==> flow/design.v <==
module gamma_mem (
    input logic [4:0] iter,
    output logic [15:0] gamma
);
    assign gamma =  (iter == 5'h0) ? 16'h8000 :
                    (iter == 5'h1) ? 16'h4b90 :
                    (iter == 5'h2) ? 16'h27ed :
                    (iter == 5'h3) ? 16'h1444 :
                    (iter == 5'h4) ? 16'h0a2c :
                    (iter == 5'h5) ? 16'h0517 :
                    (iter == 5'h6) ? 16'h028b :
                    (iter == 5'h7) ? 16'h0145 :
                    (iter == 5'h8) ? 16'h00a2 :
                    (iter == 5'h9) ? 16'h0051 :
                    (iter == 5'ha) ? 16'h0028 :
                    (iter == 5'hb) ? 16'h0014 :
                    (iter == 5'hc) ? 16'h000a :
                    (iter == 5'hd) ? 16'h0005 :
                    (iter == 5'he) ? 16'h0002 :
                    (iter == 5'hf) ? 16'h0001 : 
                                     16'h0000;
endmodule
module signed_lte (
    output logic out, 
    input logic [17:0] opA, 
    input logic [17:0] opB
    );
        assign out = opA[17] ? opB[17] ? opA <=  opB  
                                       : 1           
                             : opB[17] ? 0           
                                       : opA <= opB;  
endmodule
module cordic #(
    parameter D_WIDTH = 16,
    parameter Q_BITS  = 13
)(
    input  logic [15:0] theta,
    input  logic in_valid,
    output logic ready,
    output logic out_valid,
    output logic signed [15:0] sin,
    output logic signed [15:0] cos,
    input logic clk,
    input logic rstb
);
    localparam MAX_ITER = 16;
    reg [4:0] iter;
    reg [1:0] state;
    reg signed [17:0] theta_store;
    reg        [1 :0] domain;
    reg signed [17:0] theta_iter;
    reg signed [17:0] vec [1:0];
    wire [15:0] gamma_i;
    wire sigma;
    always @ (posedge clk or negedge rstb) begin
        if (!rstb) begin
            iter <= 0;
            state <= 0;
            vec[0] <= 18'hffff;
            vec[1] <= 18'h0;
            theta_store <= 18'h0;
            theta_iter  <= 18'h0;
            domain      <= 2'b00;
            ready <= 1;
            out_valid <= 0;
            sin <= 16'h0;
            cos <= 16'h0;
        end else begin
            case (state)
                0 : begin  
                        out_valid <= 0;
                        if (in_valid) begin
                            theta_store[15:0]   <=  (theta[15:14] == 2'b00) ? (theta << 2)             :
                                                    (theta[15:14] == 2'b01) ? (16'h7fff - theta) << 2  :
                                                    (theta[15:14] == 2'b10) ? (theta - 16'h7fff) << 2  :
                                                    (theta[15:14] == 2'b11) ? (16'hffff - theta) << 2  :
                                                    0;
                            domain              <= theta[15:14];
                            theta_store[17:16]  <= 0;
                            state               <= 1;
                            out_valid   <= 0;
                            ready       <= 0;
                            sin         <= 16'h0;
                            cos         <= 16'h0;
                        end
                    end
                1 : begin  
                    if (iter == MAX_ITER) begin
                        iter        <= 0;
                        theta_iter  <= 0;
                        cos     <=  (domain == 2'b00) || (domain == 2'b11)          ? 
                                    (vec[0] * 39797) >>> (17 + 15 - Q_BITS)         :
                                    ~((vec[0] * 39797) >>> (17 + 15 - Q_BITS)) + 1  ;
                        sin     <=  (domain == 2'b00) || (domain == 2'b01)          ? 
                                    (vec[1] * 39797) >>> (17 + 15 - Q_BITS)         :
                                    ~((vec[1] * 39797) >>> (17 + 15 - Q_BITS)) + 1  ;
                        vec[0]  <= 18'hffff;
                        vec[1]  <= 18'h0;
                        state       <= 0;
                        out_valid   <= 1;
                        ready       <= 1;
                    end else begin
                        iter        <=  iter + 1;
                        theta_iter  <=  (sigma)  ? 
                                            theta_iter + gamma_i    :
                                            theta_iter - gamma_i;
                        vec[0]      <=  (sigma)  ?
                                        vec[0] - ( (vec[1][17] ? ~(18'h3ffff >> iter) : 18'h0) | vec[1] >> iter)    :
                                        vec[0] + ( (vec[1][17] ? ~(18'h3ffff >> iter) : 18'h0) | vec[1] >> iter);
                        vec[1]      <=  (sigma)  ?
                                        vec[1] + ( (vec[0][17] ? ~(18'h3ffff >> iter) : 18'h0) | vec[0] >> iter)    :
                                        vec[1] - ( (vec[0][17] ? ~(18'h3ffff >> iter) : 18'h0) | vec[0] >> iter);
                    end
                end
                default : begin
                    iter <= 0;
                    state <= 0;
                    vec[0] <= 17'hffff;
                    vec[1] <= 17'h0;
                    theta_store <= 17'h0;
                    theta_iter  <= 17'h0;
                    ready <= 1;
                    out_valid <= 0;
                    sin <= 16'h0;
                    cos <= 16'h0;
                end
            endcase
        end
    end  
    gamma_mem gm0 (.iter(iter), .gamma(gamma_i));
    signed_lte slte0 (.out(sigma), .opA(theta_iter), .opB(theta_store));
endmodule
module mul #(
  parameter D_WIDTH = 19,
  parameter Q_BITS = 15
) (
  input logic clk,
  input logic signed [D_WIDTH-1:0] a, b,
  output logic signed [D_WIDTH-1:0] out
  );
logic signed [2*D_WIDTH-1:0] multiply;
assign multiply = a * b;
assign out = multiply >>> Q_BITS;
endmodule
module matmul_stage #(
  parameter D_WIDTH = 19,
  parameter Q_BITS = 15
) (
  input logic clk, rstb,
  input logic signed [D_WIDTH-1:0] a_in, b_in, c_in, d_in, e_in, f_in,
  input logic start,
  output logic signed [D_WIDTH-1:0] alpha, beta,
  output logic done
);
enum logic [2:0] {IDLE, MATH0, MATH1, MATH2, MATH3, MATH4, FINISH} state, next_state;
logic signed [D_WIDTH-1:0] a_pass, b_pass, out_pass;   
logic signed [D_WIDTH-1:0] a, a_c, b, b_c, c, c_c, d, d_c, e, e_c, f, f_c;   
logic signed [D_WIDTH-1:0] mult1, mult1_c, mult2, mult2_c;
logic signed [D_WIDTH-1:0] out1, out1_c, out2, out2_c;
mul #(
  .D_WIDTH(D_WIDTH),
  .Q_BITS(Q_BITS)
) mul_inst (
  .clk(clk),
  .a(a_pass),
  .b(b_pass),
  .out(out_pass)
);
always_ff @(posedge clk or negedge rstb) begin
  if (!rstb) begin
    a <= 0;
    b <= 0;
    c <= 0;
    d <= 0; 
    e <= 0;
    f <= 0;
    state <= IDLE;
    mult1 <= 0;
    mult2 <= 0;
    out1  <= 0;
    out2  <= 0;
  end else begin
    a <= a_c;
    b <= b_c;
    c <= c_c;
    d <= d_c;
    e <= e_c;
    f <= f_c;
    state <= next_state;
    mult1 <= mult1_c;
    mult2 <= mult2_c;
    out1  <= out1_c;
    out2  <= out2_c;
  end
end
always_comb begin
  a_c = a;
  b_c = b;
  c_c = c;
  d_c = d;
  e_c = e;
  f_c = f;
  next_state = state;
  mult1_c    = mult1;
  mult2_c    = mult2;
  out1_c     = out1;
  out2_c     = out2;
  a_pass = 0;
  b_pass = 0;
  alpha = 0;
  beta  = 0;
  done  = 0;
  case(state)
    IDLE: begin
      if(start) begin
        a_c = a_in;
        b_c = b_in;
        c_c = c_in;
        d_c = d_in;
        e_c = e_in;
        f_c = f_in;
        next_state = MATH0;
      end
    end
    MATH0: begin
      a_pass     = a;
      b_pass     = e;
      mult1_c    = out_pass;
      next_state = MATH1;
    end
    MATH1: begin
      a_pass     = b;
      b_pass     = f;
      mult2_c    = out_pass;
      next_state = MATH2;
    end
    MATH2: begin
      a_pass     = c;
      b_pass     = e;
      mult1_c    = out_pass;
      out1_c     = mult1 + mult2;
      next_state = MATH3;
    end
    MATH3: begin
      a_pass     = d;
      b_pass     = f;
      mult2_c    = out_pass;
      next_state = MATH4;
    end
    MATH4: begin
      out2_c     = mult1 + mult2;
      next_state = FINISH;
    end
    FINISH: begin
      alpha      = out1;
      beta       = out2;
      done       = 1;
      next_state = IDLE;
    end
  endcase;
end
endmodule
module matmul #(
  parameter D_WIDTH = 19,
  parameter Q_BITS = 15
) (
  input logic clk, rstb,
  input logic signed [D_WIDTH-1:0] a_in, b_in, sin_in, cos_in,
  input logic start,
  input logic [1:0] op_in,
  output logic signed [D_WIDTH-1:0] a_out, b_out,
  output logic done
);
localparam logic signed [D_WIDTH-1:0] one_div_sqrt_3 = 0.5773502692 * (2**Q_BITS);
localparam logic signed [D_WIDTH-1:0] two_div_sqrt_3 = 1.1547005384 * (2**Q_BITS);
localparam logic signed [D_WIDTH-1:0] neg_one_div_2 = -0.5 * (2**Q_BITS);
localparam logic signed [D_WIDTH-1:0] sqrt_3_div_2 = 0.8660254038 * (2**Q_BITS);
localparam logic signed [D_WIDTH-1:0] one_quantized = 1 * (2**Q_BITS);
logic signed [D_WIDTH-1:0] a_pass, b_pass, c_pass, d_pass, e_pass, f_pass;
logic signed [D_WIDTH-1:0] alpha_pass, beta_pass;
logic start_pass, done_pass;
logic signed [D_WIDTH-1:0] a, a_c, b, b_c, sin, sin_c, cos, cos_c;
logic [1:0] op, op_c;
enum logic [1:0] {IDLE, SET, WAIT} state, next_state;
matmul_stage #(
  .D_WIDTH(D_WIDTH),
  .Q_BITS(Q_BITS)
) matmul_stage_inst(
  .clk(clk),
  .rstb(rstb),
  .a_in(a_pass),
  .b_in(b_pass),
  .c_in(c_pass),
  .d_in(d_pass),
  .e_in(e_pass),
  .f_in(f_pass),
  .start(start_pass),
  .alpha(alpha_pass),
  .beta(beta_pass),
  .done(done_pass)
);
always_ff @(posedge clk or negedge rstb) begin
  if (!rstb) begin
    a     <= 0;
    b     <= 0;
    sin   <= 0;
    cos   <= 0;
    op    <= 0;
    state <= IDLE;
  end else begin
    a     <= a_c;
    b     <= b_c;
    sin   <= sin_c;
    cos   <= cos_c;
    op    <= op_c;
    state <= next_state;
  end
end
always_comb begin
  a_c   = a;
  b_c   = b;
  sin_c = sin;
  cos_c = cos;
  op_c  = op;
  next_state = state;
  start_pass = 0;
  a_pass = 0;
  b_pass = 0;
  c_pass = 0;
  d_pass = 0;
  e_pass = 0;
  f_pass = 0;
  done = 0;
  a_out = 0;
  b_out = 0;
  case(state)
    IDLE: begin
      if (start) begin
        a_c = a_in;
        b_c = b_in;
        sin_c = sin_in;
        cos_c = cos_in;
        op_c = op_in;
        next_state = SET;
      end
    end
    SET: begin
      start_pass = 1;
      next_state = WAIT;
      if(op[1]) begin  
        a_pass = cos;
        d_pass = cos;
        e_pass = a;
        f_pass = b;
        if(op[0]) begin  
          b_pass = -sin;
          c_pass = sin; 
        end else begin   
          b_pass = sin;
          c_pass = -sin;
        end
      end else begin   
        a_pass = one_quantized;
        b_pass = 0;
        e_pass = a;
        f_pass = b;
        if(op[0]) begin  
          c_pass = neg_one_div_2;
          d_pass = sqrt_3_div_2;
        end else begin  
          c_pass = one_div_sqrt_3;
          d_pass = two_div_sqrt_3;
        end
      end
    end
    WAIT: begin
      if (done_pass) begin
        a_out = alpha_pass;
        b_out = beta_pass;
        done  = 1;
        next_state = IDLE;
      end
    end
  endcase
end
endmodule
module mult #(
    parameter D_WIDTH = 16,
    parameter Q_BITS  = 13
) (
    input signed [D_WIDTH-1:0] a,
    input signed [D_WIDTH-1:0] b,
    output signed [D_WIDTH-1:0] out
);
    wire signed [2*D_WIDTH-1:0] out_full;
    assign out_full = a * b;
    assign out = out_full[D_WIDTH+Q_BITS-1 : Q_BITS];
endmodule
module pid #(
    parameter D_WIDTH = 16,
    parameter Q_BITS = 13
) (
    input logic                         clk,
    input logic                         rstb,
    input logic                         clear,
    input logic                         iterate_enable,
    input logic signed  [D_WIDTH-1:0]   kp,
    input logic signed  [D_WIDTH-1:0]   ki,
    input logic signed  [D_WIDTH-1:0]   target,
    input logic signed  [D_WIDTH-1:0]   measurement,
    output logic signed [D_WIDTH-1:0]   out,   
    output logic                        out_valid
);
    reg signed  [D_WIDTH-1:0]   mult_a, mult_b;
    wire signed [D_WIDTH-1:0]   mult_out;
    reg         [3:0]           state;
    reg signed  [D_WIDTH-1:0]   curr_error, prev_error;
    reg signed  [D_WIDTH-1:0]   curr_int,   prev_int;    
    always @ (posedge clk or negedge rstb) begin
        if (!rstb) begin
            state       <= 0;
            out         <= 0;
            out_valid   <= 0;
            curr_error  <= 0;
            curr_int    <= 0;
            prev_error  <= 0;
            prev_int    <= 0;
            mult_a      <= 0;
            mult_b      <= 0;
        end else if (clear) begin
            state       <= 0;
            out         <= 0;
            out_valid   <= 0;
            curr_error  <= 0;
            curr_int    <= 0;
            prev_error  <= 0;
            prev_int    <= 0;
            mult_a      <= 0;
            mult_b      <= 0;
        end else begin
            case (state)
                0 : begin  
                    out_valid <= 0;
                    if (iterate_enable) 
                        state <= 1;
                end
                1 : begin  
                    curr_error  <= target - measurement;  
                    mult_a      <= kp;
                    mult_b      <= target - measurement;
                    state <= 2;
                end
                2 : begin  
                    out         <= mult_out;  
                    curr_int    <= curr_error + prev_error;  
                    prev_error  <= curr_error;  
                    mult_a      <= ki;
                    mult_b      <= curr_error + prev_error;
                    state       <= 3;
                end
                3 : begin  
                    curr_int <= mult_out;  
                    state   <= 4;
                end
                4 : begin  
                    curr_int <= curr_int + prev_int;  
                    state   <= 5;
                end
                5 : begin  
                    prev_int    <= curr_int;  
                    out         <= out + curr_int;  
                    out_valid   <= 1;
                    state       <= 0;
                end
                default : begin  
                    state       <= 0;
                    out         <= 0;
                    out_valid   <= 0;
                    curr_error  <= 0;
                    curr_int    <= 0;
                    prev_error  <= 0;
                    prev_int    <= 0;
                    mult_a      <= 0;
                    mult_b      <= 0;
                end                
            endcase
        end
    end
    mult #(
        .D_WIDTH    (D_WIDTH),
        .Q_BITS     (Q_BITS)
    ) mult0 (
        .a      (mult_a),
        .b      (mult_b),
        .out    (mult_out)
    );
endmodule
module v_to_t #(
    parameter D_WIDTH = 16,
    parameter Q_BITS = 13
)(
    input logic [D_WIDTH - 1 : 0] v,
    input logic [D_WIDTH - 1 : 0] top,
    output logic [D_WIDTH - 1 : 0] t
);
    wire [    D_WIDTH - 1 : 0] diff;
    wire [2 * D_WIDTH - 1 : 0] t_long;
    assign diff = ({1'b0, {(D_WIDTH - 1){1'b1}}} - v);
    assign t_long = top * diff;
    assign t = t_long[2 * D_WIDTH - 1 : D_WIDTH];
endmodule
module svm #(
    parameter D_WIDTH = 16,
    parameter Q_BITS = 13
)(
    output logic pwmA, 
    output logic pwmB, 
    output logic pwmC, 
    output logic halt,
    input  logic [D_WIDTH - 1 : 0] vA, 
    input  logic [D_WIDTH - 1 : 0] vB, 
    input  logic [D_WIDTH - 1 : 0] vC, 
    input  logic [D_WIDTH - 1 : 0] periodTop,
    input  logic in_valid,
    output logic out_valid,
    input  logic clk, 
    input  logic rstb
);
    reg [2:0] state;
    reg [D_WIDTH - 1 : 0] counter;
    reg [D_WIDTH - 1 : 0] delta;
    reg rising, calc_ready;
    reg [D_WIDTH - 1 : 0] vA_store, vB_store, vC_store;
    reg [D_WIDTH - 1 : 0] tA, tB, tC;
    wire [D_WIDTH - 1 : 0] v_pass, t_pass;
    wire pwmA_c, pwmB_c, pwmC_c;
    assign v_pass = (state == 1) ? vA :
                    (state == 2) ? vB :
                    (state == 3) ? vC :
                    0;
    assign pwmA_c = calc_ready & (counter >= tA);
    assign pwmB_c = calc_ready & (counter >= tB);
    assign pwmC_c = calc_ready & (counter >= tC);
    assign halt = counter == 0;
    always @ (posedge clk or negedge rstb) begin
        if (!rstb) begin
            counter   <= 0;
            delta     <= 1;
            rising    <= 1;
            out_valid <= 0;
            state     <= 0;
            tA      <= 0;
            tB      <= 0;
            tC      <= 0;
            vA_store <= 0;
            vB_store <= 0;
            vC_store <= 0;
            pwmA    <= 0;
            pwmB    <= 0;
            pwmC    <= 0;
            calc_ready <= 0;
        end else begin
            case (state)
                0 : begin
                    out_valid <= 0;
                    if (in_valid) begin
                        state <= 1;
                        delta <= 1;
                        vA_store <= vA;
                        vB_store <= vB;
                        vC_store <= vC;
                    end
                end
                1 : begin
                    tA <= t_pass;
                    state <= 2;
                end
                2 : begin
                    tB <= t_pass;
                    state <= 3;
                end
                3 : begin
                    tC <= t_pass;
                    state <= 4;
                    calc_ready <= 1;
                end
                4 : begin
                    if (!rising & counter == 1) begin
                        counter     <= 0;
                        state       <= 0;
                        out_valid   <= 1;
                        calc_ready  <= 0;
                        pwmA    <= 0;
                        pwmB    <= 0;
                        pwmC    <= 0;
                    end
                    pwmA    <= pwmA_c;
                    pwmB    <= pwmB_c;
                    pwmC    <= pwmC_c;
                    counter <= counter + delta;
                    delta <=    rising ?    (counter == periodTop - 1)  ? ~delta + 1 : delta     
                                :
                                            (counter == 1)              ? ~delta + 1 : delta;    
                    rising <=   rising ?    (counter == periodTop - 1)  ? ~rising : rising     
                                :
                                            (counter == 1)              ? ~rising : rising;    
                end
                default : begin
                    counter   <= 0;
                    delta     <= 1;
                    rising    <= 1;
                    out_valid <= 0;
                    state     <= 0;
                    tA      <= 0;
                    tB      <= 0;
                    tC      <= 0;
                    vA_store <= 0;
                    vB_store <= 0;
                    vC_store <= 0;
                    pwmA    <= 0;
                    pwmB    <= 0;
                    pwmC    <= 0;
                    calc_ready <= 0;
                end
            endcase
        end
    end
    v_to_t #(
        .D_WIDTH (D_WIDTH)
    ) v2t0 (
        .v   (v_pass),
        .top (periodTop),
        .t   (t_pass)
    );
endmodule
module top #(
    parameter D_WIDTH = 16,
    parameter Q_BITS  = 13
)(
  input logic [D_WIDTH - 1 : 0] angle_in,
  input logic signed [D_WIDTH - 1 : 0] currA_in,
  input logic signed [D_WIDTH - 1 : 0] currB_in,
  input logic signed [D_WIDTH - 1 : 0] currC_in,
  input logic signed [D_WIDTH - 1 : 0] currT_in,
  input logic        [D_WIDTH - 1 : 0] periodTop,
  output logic pwmA_out,
  output logic pwmB_out,
  output logic pwmC_out,
  input logic signed [D_WIDTH - 1 : 0]  kpd, kpq,
  input logic signed [D_WIDTH - 1 : 0]  kid, kiq,
  input logic clear_pid,
  input  logic clk,
  input  logic rstb,
  input  logic valid,
  output logic ready
);
  reg [         15 : 0] angle_r;
  reg [D_WIDTH - 1 : 0] currA_r;
  reg [D_WIDTH - 1 : 0] currB_r;
  reg [D_WIDTH - 1 : 0] currC_r;
  reg [D_WIDTH - 1 : 0] currT_r;
  reg [         15 : 0] periodTop_r;
  reg [4:0]             state;
  reg  [D_WIDTH - 1 : 0] a_in_matmul;
  reg  [D_WIDTH - 1 : 0] b_in_matmul;
  reg  [1:0]             op_in_matmul;
  wire [D_WIDTH - 1 : 0] a_out_matmul;
  wire [D_WIDTH - 1 : 0] b_out_matmul;
  reg [D_WIDTH - 1 : 0] c_out_calc;
  reg [D_WIDTH - 1 : 0] park_d_r, park_q_r;
  reg [D_WIDTH - 1 : 0] va_r, vb_r;
  wire    cordic_out_valid;
  wire    matmul_out_valid;
  wire    pid_d_out_valid;
  wire    pid_q_out_valid;
  wire    svm_out_valid;
  reg     cordic_done;
  reg     clarke_done;
  reg     pid_d_done;
  reg     pid_q_done;
  wire    [         15 : 0] sin, cos;
  wire    [D_WIDTH - 1 : 0] pid_d_out, pid_q_out;
  reg     start_cordic;
  reg     start_matmul;
  reg     start_PID;
  reg     start_svm;
  always @(posedge clk or negedge rstb) begin
    if (!rstb) begin
      angle_r       <= 0;
      currA_r       <= 0;
      currB_r       <= 0;
      currC_r       <= 0;
      currT_r       <= 0;
      periodTop_r   <= 0;
      state         <= 0;
      ready         <= 1;
      start_cordic  <= 0;
      start_matmul  <= 0;
      start_PID     <= 0;
      start_svm     <= 0;
      clarke_done   <= 0;
      cordic_done   <= 0;
      pid_d_done    <= 0;
      pid_q_done    <= 0;
      a_in_matmul   <= 0;
      b_in_matmul   <= 0;
      op_in_matmul  <= 0;
      c_out_calc    <= 0;
      park_d_r      <= 0;
      park_q_r      <= 0;
      va_r          <= 0;
      vb_r          <= 0;
    end else begin
      case (state)
        0 : begin  
          if (valid) begin
            angle_r     <= angle_in;
            currA_r     <= currA_in;
            currB_r     <= currB_in;
            currC_r     <= currC_in;
            currT_r     <= currT_in;
            periodTop_r <= periodTop[15:0];
            state <= 1;
            ready <= 0;
            op_in_matmul  <= 0;
            a_in_matmul   <= currA_in;
            b_in_matmul   <= currB_in;
            start_cordic  <= 1;
            start_matmul  <= 1;
          end
        end
        1 : begin  
          start_cordic  <= 0;
          start_matmul  <= 0;
          if  ((clarke_done      && cordic_out_valid) || 
               (cordic_done      && matmul_out_valid) || 
               (matmul_out_valid && cordic_out_valid)) begin
            clarke_done <= 0;
            cordic_done <= 0;
            op_in_matmul  <= 2;
            a_in_matmul   <= a_out_matmul;
            b_in_matmul   <= b_out_matmul;
            start_matmul <= 1;
            state <= 2;
          end else begin
            clarke_done <= matmul_out_valid ? 1 : clarke_done;
            cordic_done <= cordic_out_valid ? 1 : cordic_done;
          end
        end
        2 : begin  
          start_matmul <= 0;
          if (matmul_out_valid) begin
            park_d_r  <= a_out_matmul;
            park_q_r  <= b_out_matmul;
            start_PID <= 1;
            state <= 3;
          end
        end
        3 : begin  
          start_PID <= 0;
          if (pid_d_out_valid) begin
            op_in_matmul  <= 3;
            a_in_matmul   <= pid_d_out;
            b_in_matmul   <= pid_q_out;
            start_matmul <= 1;
            state <= 4;
          end
        end
        4 : begin  
          start_matmul  <= 0;
          if (matmul_out_valid) begin
            op_in_matmul  <= 1;
            a_in_matmul   <= a_out_matmul;
            b_in_matmul   <= b_out_matmul;
            start_matmul <= 1;
            state <= 5;
          end
        end
        5 : begin  
          start_matmul  <= 0;
          if (matmul_out_valid) begin
            c_out_calc <= - a_out_matmul - b_out_matmul;
            va_r       <= a_out_matmul;
            vb_r       <= b_out_matmul;
            start_svm <= 1;
            state <= 6;
          end
        end
        6 : begin  
          start_svm <= 0;
          if (svm_out_valid) begin
            state <= 0;
            ready <= 1;
          end
        end
        default : begin  
          angle_r       <= 0;
          currA_r       <= 0;
          currB_r       <= 0;
          currC_r       <= 0;
          currT_r       <= 0;
          periodTop_r   <= 0;
          state         <= 0;
          ready         <= 1;
          start_cordic  <= 0;
          start_matmul  <= 0;
          start_PID     <= 0;
          start_svm     <= 0;
          clarke_done   <= 0;
          cordic_done   <= 0;
          a_in_matmul   <= 0;
          b_in_matmul   <= 0;
          op_in_matmul  <= 0;
          c_out_calc    <= 0;
        end
      endcase
    end
  end
    matmul #(
    .D_WIDTH  (D_WIDTH),
    .Q_BITS   (Q_BITS)
  ) matmul0 (
    .clk     (clk),
    .rstb    (rstb),
    .a_in    (a_in_matmul),
    .b_in    (b_in_matmul),
    .sin_in  (sin),
    .cos_in  (cos),
    .start   (start_matmul),
    .op_in   (op_in_matmul),
    .a_out   (a_out_matmul),
    .b_out   (b_out_matmul),
    .done    (matmul_out_valid)
  );
  svm #(
    .D_WIDTH    (D_WIDTH),
    .Q_BITS     (Q_BITS)
  ) svm0 (
    .pwmA       (pwmA_out), 
    .pwmB       (pwmB_out), 
    .pwmC       (pwmC_out), 
    .halt       (),
    .vA         (va_r), 
    .vB         (vb_r), 
    .vC         (c_out_calc), 
    .periodTop  (periodTop_r),
    .in_valid   (start_svm),
    .out_valid  (svm_out_valid),
    .clk        (clk), 
    .rstb       (rstb)
  );
  cordic #(
    .D_WIDTH  (D_WIDTH),
    .Q_BITS   (Q_BITS)
  ) cordic0 (
    .theta      (angle_r),
    .in_valid   (start_cordic),
    .ready      (),
    .out_valid  (cordic_out_valid),
    .sin        (sin),
    .cos        (cos),
    .clk        (clk),
    .rstb       (rstb)
  );
  pid #(
    .D_WIDTH    (D_WIDTH),
    .Q_BITS     (Q_BITS)
  ) pid_d (
    .clk            (clk),
    .rstb           (rstb),
    .clear          (clear_pid),
    .iterate_enable (start_PID),
    .kp             (kpd),
    .ki             (kid),
    .target         (16'b0),
    .measurement    (park_d_r),
    .out            (pid_d_out),
    .out_valid      (pid_d_out_valid)        
  );
  pid #(
    .D_WIDTH    (D_WIDTH),
    .Q_BITS     (Q_BITS)
  ) pid_q (
    .clk            (clk),
    .rstb           (rstb),
    .clear          (clear_pid),
    .iterate_enable (start_PID),
    .kp             (kpq),
    .ki             (kiq),
    .target         (currT_r),
    .measurement    (park_q_r),
    .out            (pid_q_out),
    .out_valid      (pid_q_out_valid)        
  );
endmodule
==> reports on top <==
* Tool chain data of top *
Module top before and after one edit of its RTL, step after step.
"original" refers to lines of the RTL above, "edited" to lines of the edited file.
"difference" is "edited" less "original", of the values as shown; "relative change" is that difference over "original", in percent.
A cell with -- has no value.

set-up
  design top = top
  clock input = clk
  cell library = sky130hd
  timing corner = tt_025C_1v80

* Diff *
Unified diff, file above to edited file.
A script made this edit. It changes what the design does and was not meant as an optimisation.

begin of diff
@@ -586,5 +586,5 @@
                 end
                 4 : begin
-                    if (!rising & counter == 1) begin
+                    begin
                         counter     <= 0;
                         state       <= 0;
end of diff

* After elaboration *
Source: Yosys, flattened and elaborated. Widths are those after wreduce. Registers that Yosys merges into a memory's read port (data or address) are not register bits. Print and check cells do not count.

bit counts
  item                             original  edited  difference  relative change (%)
  bits in writable memories        0         0       0           --
  word-level cells                 490       480     -10         -2.04
  bits in read-only memories       0         0       0           --
  latch bits                       0         0       0           --
  register bits                    841       841     0           0.00
  memories                         0         0       0           --
  clocked read ports x word width  0         0       0           --

operators by class
  item                       original  edited  difference  relative change (%)
  bitwise operators          23        21      -2          -8.70
  magnitude comparators      4         4       0           0.00
  multiplexer cells          193       190     -3          -1.55
  reduce/logical cells       73        69      -4          -5.48
  equal/unequal tests        85        84      -1          -1.18
  shift-type cells           3         3       0           0.00
  multiply operators         6         6       0           0.00
  add/subtract/negate cells  28        28      0           0.00
  div/mod/pow operators      0         0       0           --

operators by type and width
  cell                                          original  edited  difference  relative change (%)
  AND reduction 2 bit                           18        15      -3          -16.67
  two-way mux 1 bit                             27        25      -2          -7.41
  != test 2 x 1 -> 1 bit with constant B        21        20      -1          -4.76
  NOT 1 bit                                     13        12      -1          -7.69
  parallel mux 1 bit (select 2 bit)             11        12      +1          +9.09
  bitwise AND 1 bit                             4         3       -1          -25.00
  two-way mux 3 bit                             4         3       -1          -25.00
  parallel mux 1 bit (select 3 bit)             2         1       -1          -50.00
  zero test 1 bit                               1         0       -1          -100.00
  parallel mux 3 bit (select 5 bit)             1         0       -1          -100.00
  parallel mux 3 bit (select 4 bit)             0         1       +1          --
  two-way mux 16 bit                            63        63      0           0.00
  parallel mux 16 bit (select 2 bit)            18        18      0           0.00
  two-way mux 2 bit                             10        10      0           0.00
  OR reduction 5 bit                            10        10      0           0.00
  two-way mux 5 bit                             9         9       0           0.00
  OR reduction 4 bit                            9         9       0           0.00
  adder 16 bit                                  8         8       0           0.00
  equality test 5 x 4 -> 1 bit with constant B  8         8       0           0.00
  two-way mux 18 bit                            8         8       0           0.00
  equality test 5 x 3 -> 1 bit with constant B  7         7       0           0.00
  parallel mux 16 bit (select 3 bit)            7         7       0           0.00
  != test 2 bit with constant B                 6         6       0           0.00
  OR reduction 3 bit                            5         5       0           0.00
  equality test 2 x 1 -> 1 bit with constant B  4         4       0           0.00
  equality test 2 bit with constant B           4         4       0           0.00
  equality test 3 x 2 -> 1 bit with constant B  4         4       0           0.00
  equality test 3 bit with constant B           4         4       0           0.00

Not every row of either side is listed.

* Depth *
Depth = most cells in a row (Yosys ltp): at word level without a register or memory, in the mapped netlist without a sequential cell, where the memories' decode and read muxes count.

depth
  item                       original  edited  difference  relative change (%)
  depth in word-level cells  21        21      0           0.00
  ABC_AREA                   0         0       --          --
  mapped depth               32        32      0           0.00

* Mapped cells and area *
Yosys stat after the flow's synthesis: flattened, memories mapped to cells. It holds for the ABC_AREA given above (unset counts as 0); a run with the other value may have another netlist.

mapped netlist
  item                  original  edited   difference  relative change (%)
  cells in the netlist  10289     10347    +58         +0.56
  synthesis area (µm²)  94578.2   94868.5  +290.3      +0.31
  mapped flip-flops     846       846      0           0.00

cells by type
  cell type                  original  edited  difference  relative change (%)
  sky130_fd_sc_hd__a22o_1    98        64      -34         -34.69
  sky130_fd_sc_hd__nand2_1   1564      1593    +29         +1.85
  sky130_fd_sc_hd__inv_1     1722      1695    -27         -1.57
  sky130_fd_sc_hd__o21ai_1   10        34      +24         +240.00
  sky130_fd_sc_hd__nor2_1    429       451     +22         +5.13
  sky130_fd_sc_hd__or2_2     43        22      -21         -48.84
  sky130_fd_sc_hd__a221o_1   22        3       -19         -86.36
  sky130_fd_sc_hd__nor3_1    105       123     +18         +17.14
  sky130_fd_sc_hd__a31oi_1   45        63      +18         +40.00
  sky130_fd_sc_hd__xor2_1    135       151     +16         +11.85
  sky130_fd_sc_hd__clkbuf_1  388       402     +14         +3.61
  sky130_fd_sc_hd__xnor2_1   295       281     -14         -4.75
  sky130_fd_sc_hd__mux2_2    156       169     +13         +8.33
  sky130_fd_sc_hd__o21ai_0   528       516     -12         -2.27
  sky130_fd_sc_hd__o22ai_1   21        32      +11         +52.38
  sky130_fd_sc_hd__buf_1     37        27      -10         -27.03
  sky130_fd_sc_hd__and3_1    30        40      +10         +33.33
  sky130_fd_sc_hd__o21bai_1  38        29      -9          -23.68

Not every row of either side is listed.
By module: a second synthesis without flattening, with its own total; a netlist apart from the flattened one above.

second synthesis, totals
  item                                     original  edited    difference  relative change (%)
  cell total of the unflattened synthesis  11047     11036     -11         -0.10
  area (unflattened synthesis) (µm²)       101107.0  100953.1  -153.9      -0.15

Rows give one instance, submodules left out.

modules, original
  module                times used  area (µm²)  cells  sequential area (µm²)
  cordic                1           23044.6     2546   2800.2
  mult                  2           8937.3      984    0.0
  pid                   2           7785.0      907    2979.1
  mul                   1           8841.0      981    0.0
  v_to_t #(D_WIDTH=16)  1           8729.6      973    0.0
  top                   1           7843.8      813    4406.7
  matmul_stage          1           7739.9      667    4180.3
  svm                   1           6546.3      746    2280.9
  matmul                1           4116.4      425    1727.9
  signed_lte            1           479.2       68     0.0
  gamma_mem             1           321.6       46     0.0

modules, edited
  module                times used  area (µm²)  cells  sequential area (µm²)
  cordic                1           23044.6     2546   2800.2
  mult                  2           8937.3      984    0.0
  pid                   2           7785.0      907    2979.1
  mul                   1           8841.0      981    0.0
  v_to_t #(D_WIDTH=16)  1           8729.6      973    0.0
  top                   1           7843.8      813    4406.7
  matmul_stage          1           7739.9      667    4180.3
  svm                   1           6392.4      735    2280.9
  matmul                1           4116.4      425    1727.9
  signed_lte            1           479.2       68     0.0
  gamma_mem             1           321.6       46     0.0

* Worst setup path after synthesis *
Source: OpenSTA report_checks on the synthesized netlist (no wires, ideal clock, input and output delay 20% of the period each), path of least setup slack; recovery checks are left aside. Register names are those of the netlist, which keeps one name where synthesis merged equal registers.

timing path post-synthesis
  item                                 original              edited                difference  relative change (%)
  path type                            register to register  register to register  --          --
  start point                          reg svm0.state        reg svm0.state        --          --
  end point                            reg svm0.tC[14]       reg svm0.tA[7]        --          --
  data required time (ps)              9866                  9879                  +13         +0.13
  driving pins on the path             31                    32                    +1          +3.23
  slack (ps)                           2606                  2690                  +84         --
  delay of the path (ps)               7394                  7310                  -84         -1.14
  arrival time (ps)                    7260                  7189                  -71         -0.98
  period (ps)                          10000                 10000                 0           0.00
  period reached after synthesis (ps)  7394                  7310                  -84         -1.14

"delay of the path" = arrival - input delay + setup time.
"driving pins on the path" counts driving pins, that of a launching flip-flop among them; a cell with two outputs on the path counts twice.
"period reached after synthesis" = period - worst setup slack (recovery checks aside). The figure is calculated, with input and output delays left at 20% of the set period.
Where an end lacks its bit number, it is one bit of the signal, or one of the new flip-flops if synthesis recoded a state register.
The rows between start and end are the longest chain of elaborated cells between them; the timing report does not say that the signal goes this way. Where chains are equally long, one stands for them.
Each line given opens the expression or statement behind the cell; cells for indexed reads and writes are added by Yosys, which also makes memories of some case tables.
At most two assigning lines are given for a register; there are more.

on the way, post-synthesis, original
  cell sequence = sky130_fd_sc_hd__dfrtp_1 -> sky130_fd_sc_hd__clkbuf_1 -> sky130_fd_sc_hd__nor2b_1 -> sky130_fd_sc_hd__clkbuf_1 -> sky130_fd_sc_hd__clkbuf_1 -> sky130_fd_sc_hd__a221o_1 -> sky130_fd_sc_hd__o21ai_1 -> sky130_fd_sc_hd__clkbuf_1 -> sky130_fd_sc_hd__nand2_1 -> sky130_fd_sc_hd__fa_1 -> sky130_fd_sc_hd__inv_1 -> sky130_fd_sc_hd__fa_1 -> sky130_fd_sc_hd__inv_1 -> sky130_fd_sc_hd__fa_1 -> sky130_fd_sc_hd__inv_1 -> sky130_fd_sc_hd__fa_1 -> sky130_fd_sc_hd__inv_1 -> sky130_fd_sc_hd__fa_1 -> sky130_fd_sc_hd__fa_1 -> sky130_fd_sc_hd__inv_1 -> sky130_fd_sc_hd__ha_1 -> sky130_fd_sc_hd__a21oi_1 -> sky130_fd_sc_hd__o22ai_1 -> sky130_fd_sc_hd__a311oi_1 -> sky130_fd_sc_hd__a21oi_1 -> sky130_fd_sc_hd__o311ai_1 -> sky130_fd_sc_hd__a21oi_1 -> sky130_fd_sc_hd__or3_1 -> sky130_fd_sc_hd__a21oi_1 -> sky130_fd_sc_hd__xor2_1 -> sky130_fd_sc_hd__o22ai_1
  cells in the longest elaborated chain = 7
  elaborated cells between the ends (all ways) = 12

RTL lines, path post-synthesis, original
  item                                line  RTL
  start: declaration                  529   reg [2:0] state;
  start: assignment                   551   state     <= 0;
  start: assignment                   567   state <= 1;
  equality test 3 x 2 -> 1 bit        539   (state == 3) ? vC :
  two-way mux 16 bit                  539
  two-way mux 16 bit                  538   (state == 2) ? vB :
  two-way mux 16 bit                  537   assign v_pass = (state == 1) ? vA :
  subtractor 15 x 16 -> 16 bit        508   assign diff = ({1'b0, {(D_WIDTH - 1){1'b1}}} - v);
  multiplier 16 x 16 -> 32 bit        509   assign t_long = top * diff;
  parallel mux 16 bit (select 2 bit)  563   case (state)
  end: assignment                     554   tC      <= 0;
  end: assignment                     583   tC <= t_pass;
  end: declaration                    534   reg [D_WIDTH - 1 : 0] tA, tB, tC;

on the way, post-synthesis, edited
  cell sequence = sky130_fd_sc_hd__dfrtp_1 -> sky130_fd_sc_hd__clkbuf_1 -> sky130_fd_sc_hd__nor2b_1 -> sky130_fd_sc_hd__clkbuf_1 -> sky130_fd_sc_hd__a22oi_1 -> sky130_fd_sc_hd__nor2_1 -> sky130_fd_sc_hd__a21oi_1 -> sky130_fd_sc_hd__clkbuf_1 -> sky130_fd_sc_hd__nand2_1 -> sky130_fd_sc_hd__fa_1 -> sky130_fd_sc_hd__inv_1 -> sky130_fd_sc_hd__fa_1 -> sky130_fd_sc_hd__inv_1 -> sky130_fd_sc_hd__fa_1 -> sky130_fd_sc_hd__inv_1 -> sky130_fd_sc_hd__fa_1 -> sky130_fd_sc_hd__inv_1 -> sky130_fd_sc_hd__fa_1 -> sky130_fd_sc_hd__fa_1 -> sky130_fd_sc_hd__inv_1 -> sky130_fd_sc_hd__ha_1 -> sky130_fd_sc_hd__a211oi_1 -> sky130_fd_sc_hd__nand2_1 -> sky130_fd_sc_hd__a31o_2 -> sky130_fd_sc_hd__o2111ai_1 -> sky130_fd_sc_hd__nand3_1 -> sky130_fd_sc_hd__o21a_1 -> sky130_fd_sc_hd__o21a_1 -> sky130_fd_sc_hd__or2_1 -> sky130_fd_sc_hd__a21oi_1 -> sky130_fd_sc_hd__xnor2_1 -> sky130_fd_sc_hd__a22o_1
  cells in the longest elaborated chain = 7
  elaborated cells between the ends (all ways) = 12

RTL lines, path post-synthesis, edited
  item                                line  RTL
  start: declaration                  529   reg [2:0] state;
  start: assignment                   551   state     <= 0;
  start: assignment                   567   state <= 1;
  equality test 3 x 2 -> 1 bit        539   (state == 3) ? vC :
  two-way mux 16 bit                  539
  two-way mux 16 bit                  538   (state == 2) ? vB :
  two-way mux 16 bit                  537   assign v_pass = (state == 1) ? vA :
  subtractor 15 x 16 -> 16 bit        508   assign diff = ({1'b0, {(D_WIDTH - 1){1'b1}}} - v);
  multiplier 16 x 16 -> 32 bit        509   assign t_long = top * diff;
  parallel mux 16 bit (select 2 bit)  563   case (state)
  end: assignment                     552   tA      <= 0;
  end: assignment                     575   tA <= t_pass;
  end: declaration                    534   reg [D_WIDTH - 1 : 0] tA, tB, tC;

* Path in the finished layout *
From the final timing report of each run of pair A: the path of least setup slack in the routed layout; clock arrival at registers is part of the times.
The report prints the path's times to 10 ps; the period is as set.

timing path post-layout
  item                      original              edited                 difference  relative change (%)
  path type                 register to register  register to register   --          --
  start point               reg svm0.state        reg pid_d.mult_b[1]    --          --
  end point                 reg svm0.tC[14]       reg pid_d.curr_int[9]  --          --
  data required time (ps)   9360                  9410                   +50         +0.53
  slack (ps)                550                   670                    +120        --
  period (ps)               8740                  8740                   0           0.00
  driving pins on the path  26                    23                     -3          -11.54
  arrival time (ps)         8810                  8740                   -70         -0.79

Where an end lacks its bit number, it is one bit of the signal, or one of the new flip-flops if synthesis recoded a state register.
The rows between start and end are the longest chain of elaborated cells between them; the timing report does not say that the signal goes this way. Where chains are equally long, one stands for them.
At most two assigning lines are given for a register; there are more.

on the way, post-layout, original
  cell sequence = sky130_fd_sc_hd__dfrtp_1 -> sky130_fd_sc_hd__inv_1 -> sky130_fd_sc_hd__buf_4 -> sky130_fd_sc_hd__o21ai_1 -> sky130_fd_sc_hd__buf_4 -> sky130_fd_sc_hd__nand2_1 -> sky130_fd_sc_hd__fa_1 -> sky130_fd_sc_hd__inv_1 -> sky130_fd_sc_hd__fa_1 -> sky130_fd_sc_hd__fa_1 -> sky130_fd_sc_hd__inv_1 -> sky130_fd_sc_hd__fa_1 -> sky130_fd_sc_hd__inv_1 -> sky130_fd_sc_hd__fa_1 -> sky130_fd_sc_hd__fa_1 -> sky130_fd_sc_hd__ha_1 -> sky130_fd_sc_hd__a21oi_1 -> sky130_fd_sc_hd__o22ai_1 -> sky130_fd_sc_hd__a311oi_1 -> sky130_fd_sc_hd__a21oi_1 -> sky130_fd_sc_hd__o311ai_1 -> sky130_fd_sc_hd__a21oi_1 -> sky130_fd_sc_hd__or3_1 -> sky130_fd_sc_hd__a21oi_1 -> sky130_fd_sc_hd__xor2_1 -> sky130_fd_sc_hd__o22ai_1
  cells in the longest elaborated chain = 7
  elaborated cells between the ends (all ways) = 12

RTL lines, path post-layout, original
  item                                line  RTL
  start: declaration                  529   reg [2:0] state;
  start: assignment                   551   state     <= 0;
  start: assignment                   567   state <= 1;
  equality test 3 x 2 -> 1 bit        539   (state == 3) ? vC :
  two-way mux 16 bit                  539
  two-way mux 16 bit                  538   (state == 2) ? vB :
  two-way mux 16 bit                  537   assign v_pass = (state == 1) ? vA :
  subtractor 15 x 16 -> 16 bit        508   assign diff = ({1'b0, {(D_WIDTH - 1){1'b1}}} - v);
  multiplier 16 x 16 -> 32 bit        509   assign t_long = top * diff;
  parallel mux 16 bit (select 2 bit)  563   case (state)
  end: assignment                     554   tC      <= 0;
  end: assignment                     583   tC <= t_pass;
  end: declaration                    534   reg [D_WIDTH - 1 : 0] tA, tB, tC;

on the way, post-layout, edited
  cell sequence = sky130_fd_sc_hd__dfrtp_1 -> sky130_fd_sc_hd__nand2_1 -> sky130_fd_sc_hd__fa_1 -> sky130_fd_sc_hd__inv_1 -> sky130_fd_sc_hd__fa_1 -> sky130_fd_sc_hd__fa_1 -> sky130_fd_sc_hd__inv_1 -> sky130_fd_sc_hd__fa_1 -> sky130_fd_sc_hd__inv_1 -> sky130_fd_sc_hd__fa_1 -> sky130_fd_sc_hd__fa_1 -> sky130_fd_sc_hd__ha_1 -> sky130_fd_sc_hd__o21ai_0 -> sky130_fd_sc_hd__nand2b_1 -> sky130_fd_sc_hd__and3_1 -> sky130_fd_sc_hd__a221oi_1 -> sky130_fd_sc_hd__o21ai_1 -> sky130_fd_sc_hd__and4_1 -> sky130_fd_sc_hd__a2111oi_0 -> sky130_fd_sc_hd__o21bai_1 -> sky130_fd_sc_hd__xor2_1 -> sky130_fd_sc_hd__a222oi_1 -> sky130_fd_sc_hd__o21ai_0
  cells in the longest elaborated chain = 3
  elaborated cells between the ends (all ways) = 3
  RTL lines with such cells = 3

RTL lines, path post-layout, edited
  item                                line  RTL
  start: declaration                  414   reg signed  [D_WIDTH-1:0]   mult_a, mult_b;
  start: assignment                   450
  start: assignment                   458   mult_b      <= curr_error + prev_error;
  multiplier 16 x 16 -> 29 bit        396   assign out_full = a * b;
  parallel mux 16 bit (select 4 bit)  441   case (state)
  two-way mux 16 bit                  430   end else if (clear) begin
  end: assignment                     455   curr_int    <= curr_error + prev_error;
  end: assignment                     462   curr_int <= mult_out;
  end: declaration                    418   reg signed  [D_WIDTH-1:0]   curr_int,   prev_int;

* Flow runs *
Runs of the flow (Yosys, OpenROAD) on both versions; the two runs of a pair have the same settings. The constraints put input and output delay at 20% of the set period each and load the outputs with 0.01 pF.

flow settings, pair A
  CORE_UTILIZATION = 40
  PLACE_DENSITY = 0.6
  period_ns = 8.74
  CAP_MARGIN = 20
  CORE_MARGIN = 2
  SLEW_MARGIN = 20

measured results, pair A
  item                                    original  edited    difference  relative change (%)
  setup slack of the worst path (ps)      550       670       +120        --
  utilization in the final report         0.438     0.439     +0.001      --
  setup total negative slack (ps)         0         0         0           --
  mapped cell area after synthesis (µm²)  94578.2   94868.5   +290.3      +0.31
  period achieved (ps)                    8190      8070      -120        -1.47
  standard-cell area after layout (µm²)   103046.0  103504.0  +458.0      +0.44
  worst hold slack after layout (ps)      468       376       -92         --
  total power of the final layout (uW)    8914      8770      -144        -1.62
  area inside the die boundary (µm²)      240350.0  241081.0  +731.0      +0.30

flow settings, pair B
  CELL_PAD_IN_SITES_DETAIL_PLACEMENT = 1
  CORE_UTILIZATION = 35
  CTS_CLUSTER_DIAMETER = 158
  GPL_TIMING_DRIVEN = 1
  MIN_ROUTING_LAYER = met2
  PLACE_DENSITY = 0.4
  SETUP_SLACK_MARGIN = 1.04
  TNS_END_PERCENT = 10
  period_ns = 6.02
  CAP_MARGIN = 20
  CORE_MARGIN = 2
  SLEW_MARGIN = 20

measured results, pair B
  item                                    original  edited    difference  relative change (%)
  setup slack of the worst path (ps)      -1095     -1076     +19         --
  utilization in the final report         0.425     0.424     -0.001      --
  setup total negative slack (ps)         -83655    -86476    -2821       --
  mapped cell area after synthesis (µm²)  94578.2   94868.5   +290.3      +0.31
  period achieved (ps)                    7115      7096      -19         -0.27
  standard-cell area after layout (µm²)   114063.0  114560.0  +497.0      +0.44
  total power of the final layout (uW)    14381     13346     -1035       -7.20
  area inside the die boundary (µm²)      274398.0  275231.0  +833.0      +0.30

"period achieved" means the clock period less the worst setup slack. The figure is calculated, with input and output delays left at 20% of the set period.
"total power of the final layout" rests on the timing tool's default activity at the inputs, not on a simulated workload.
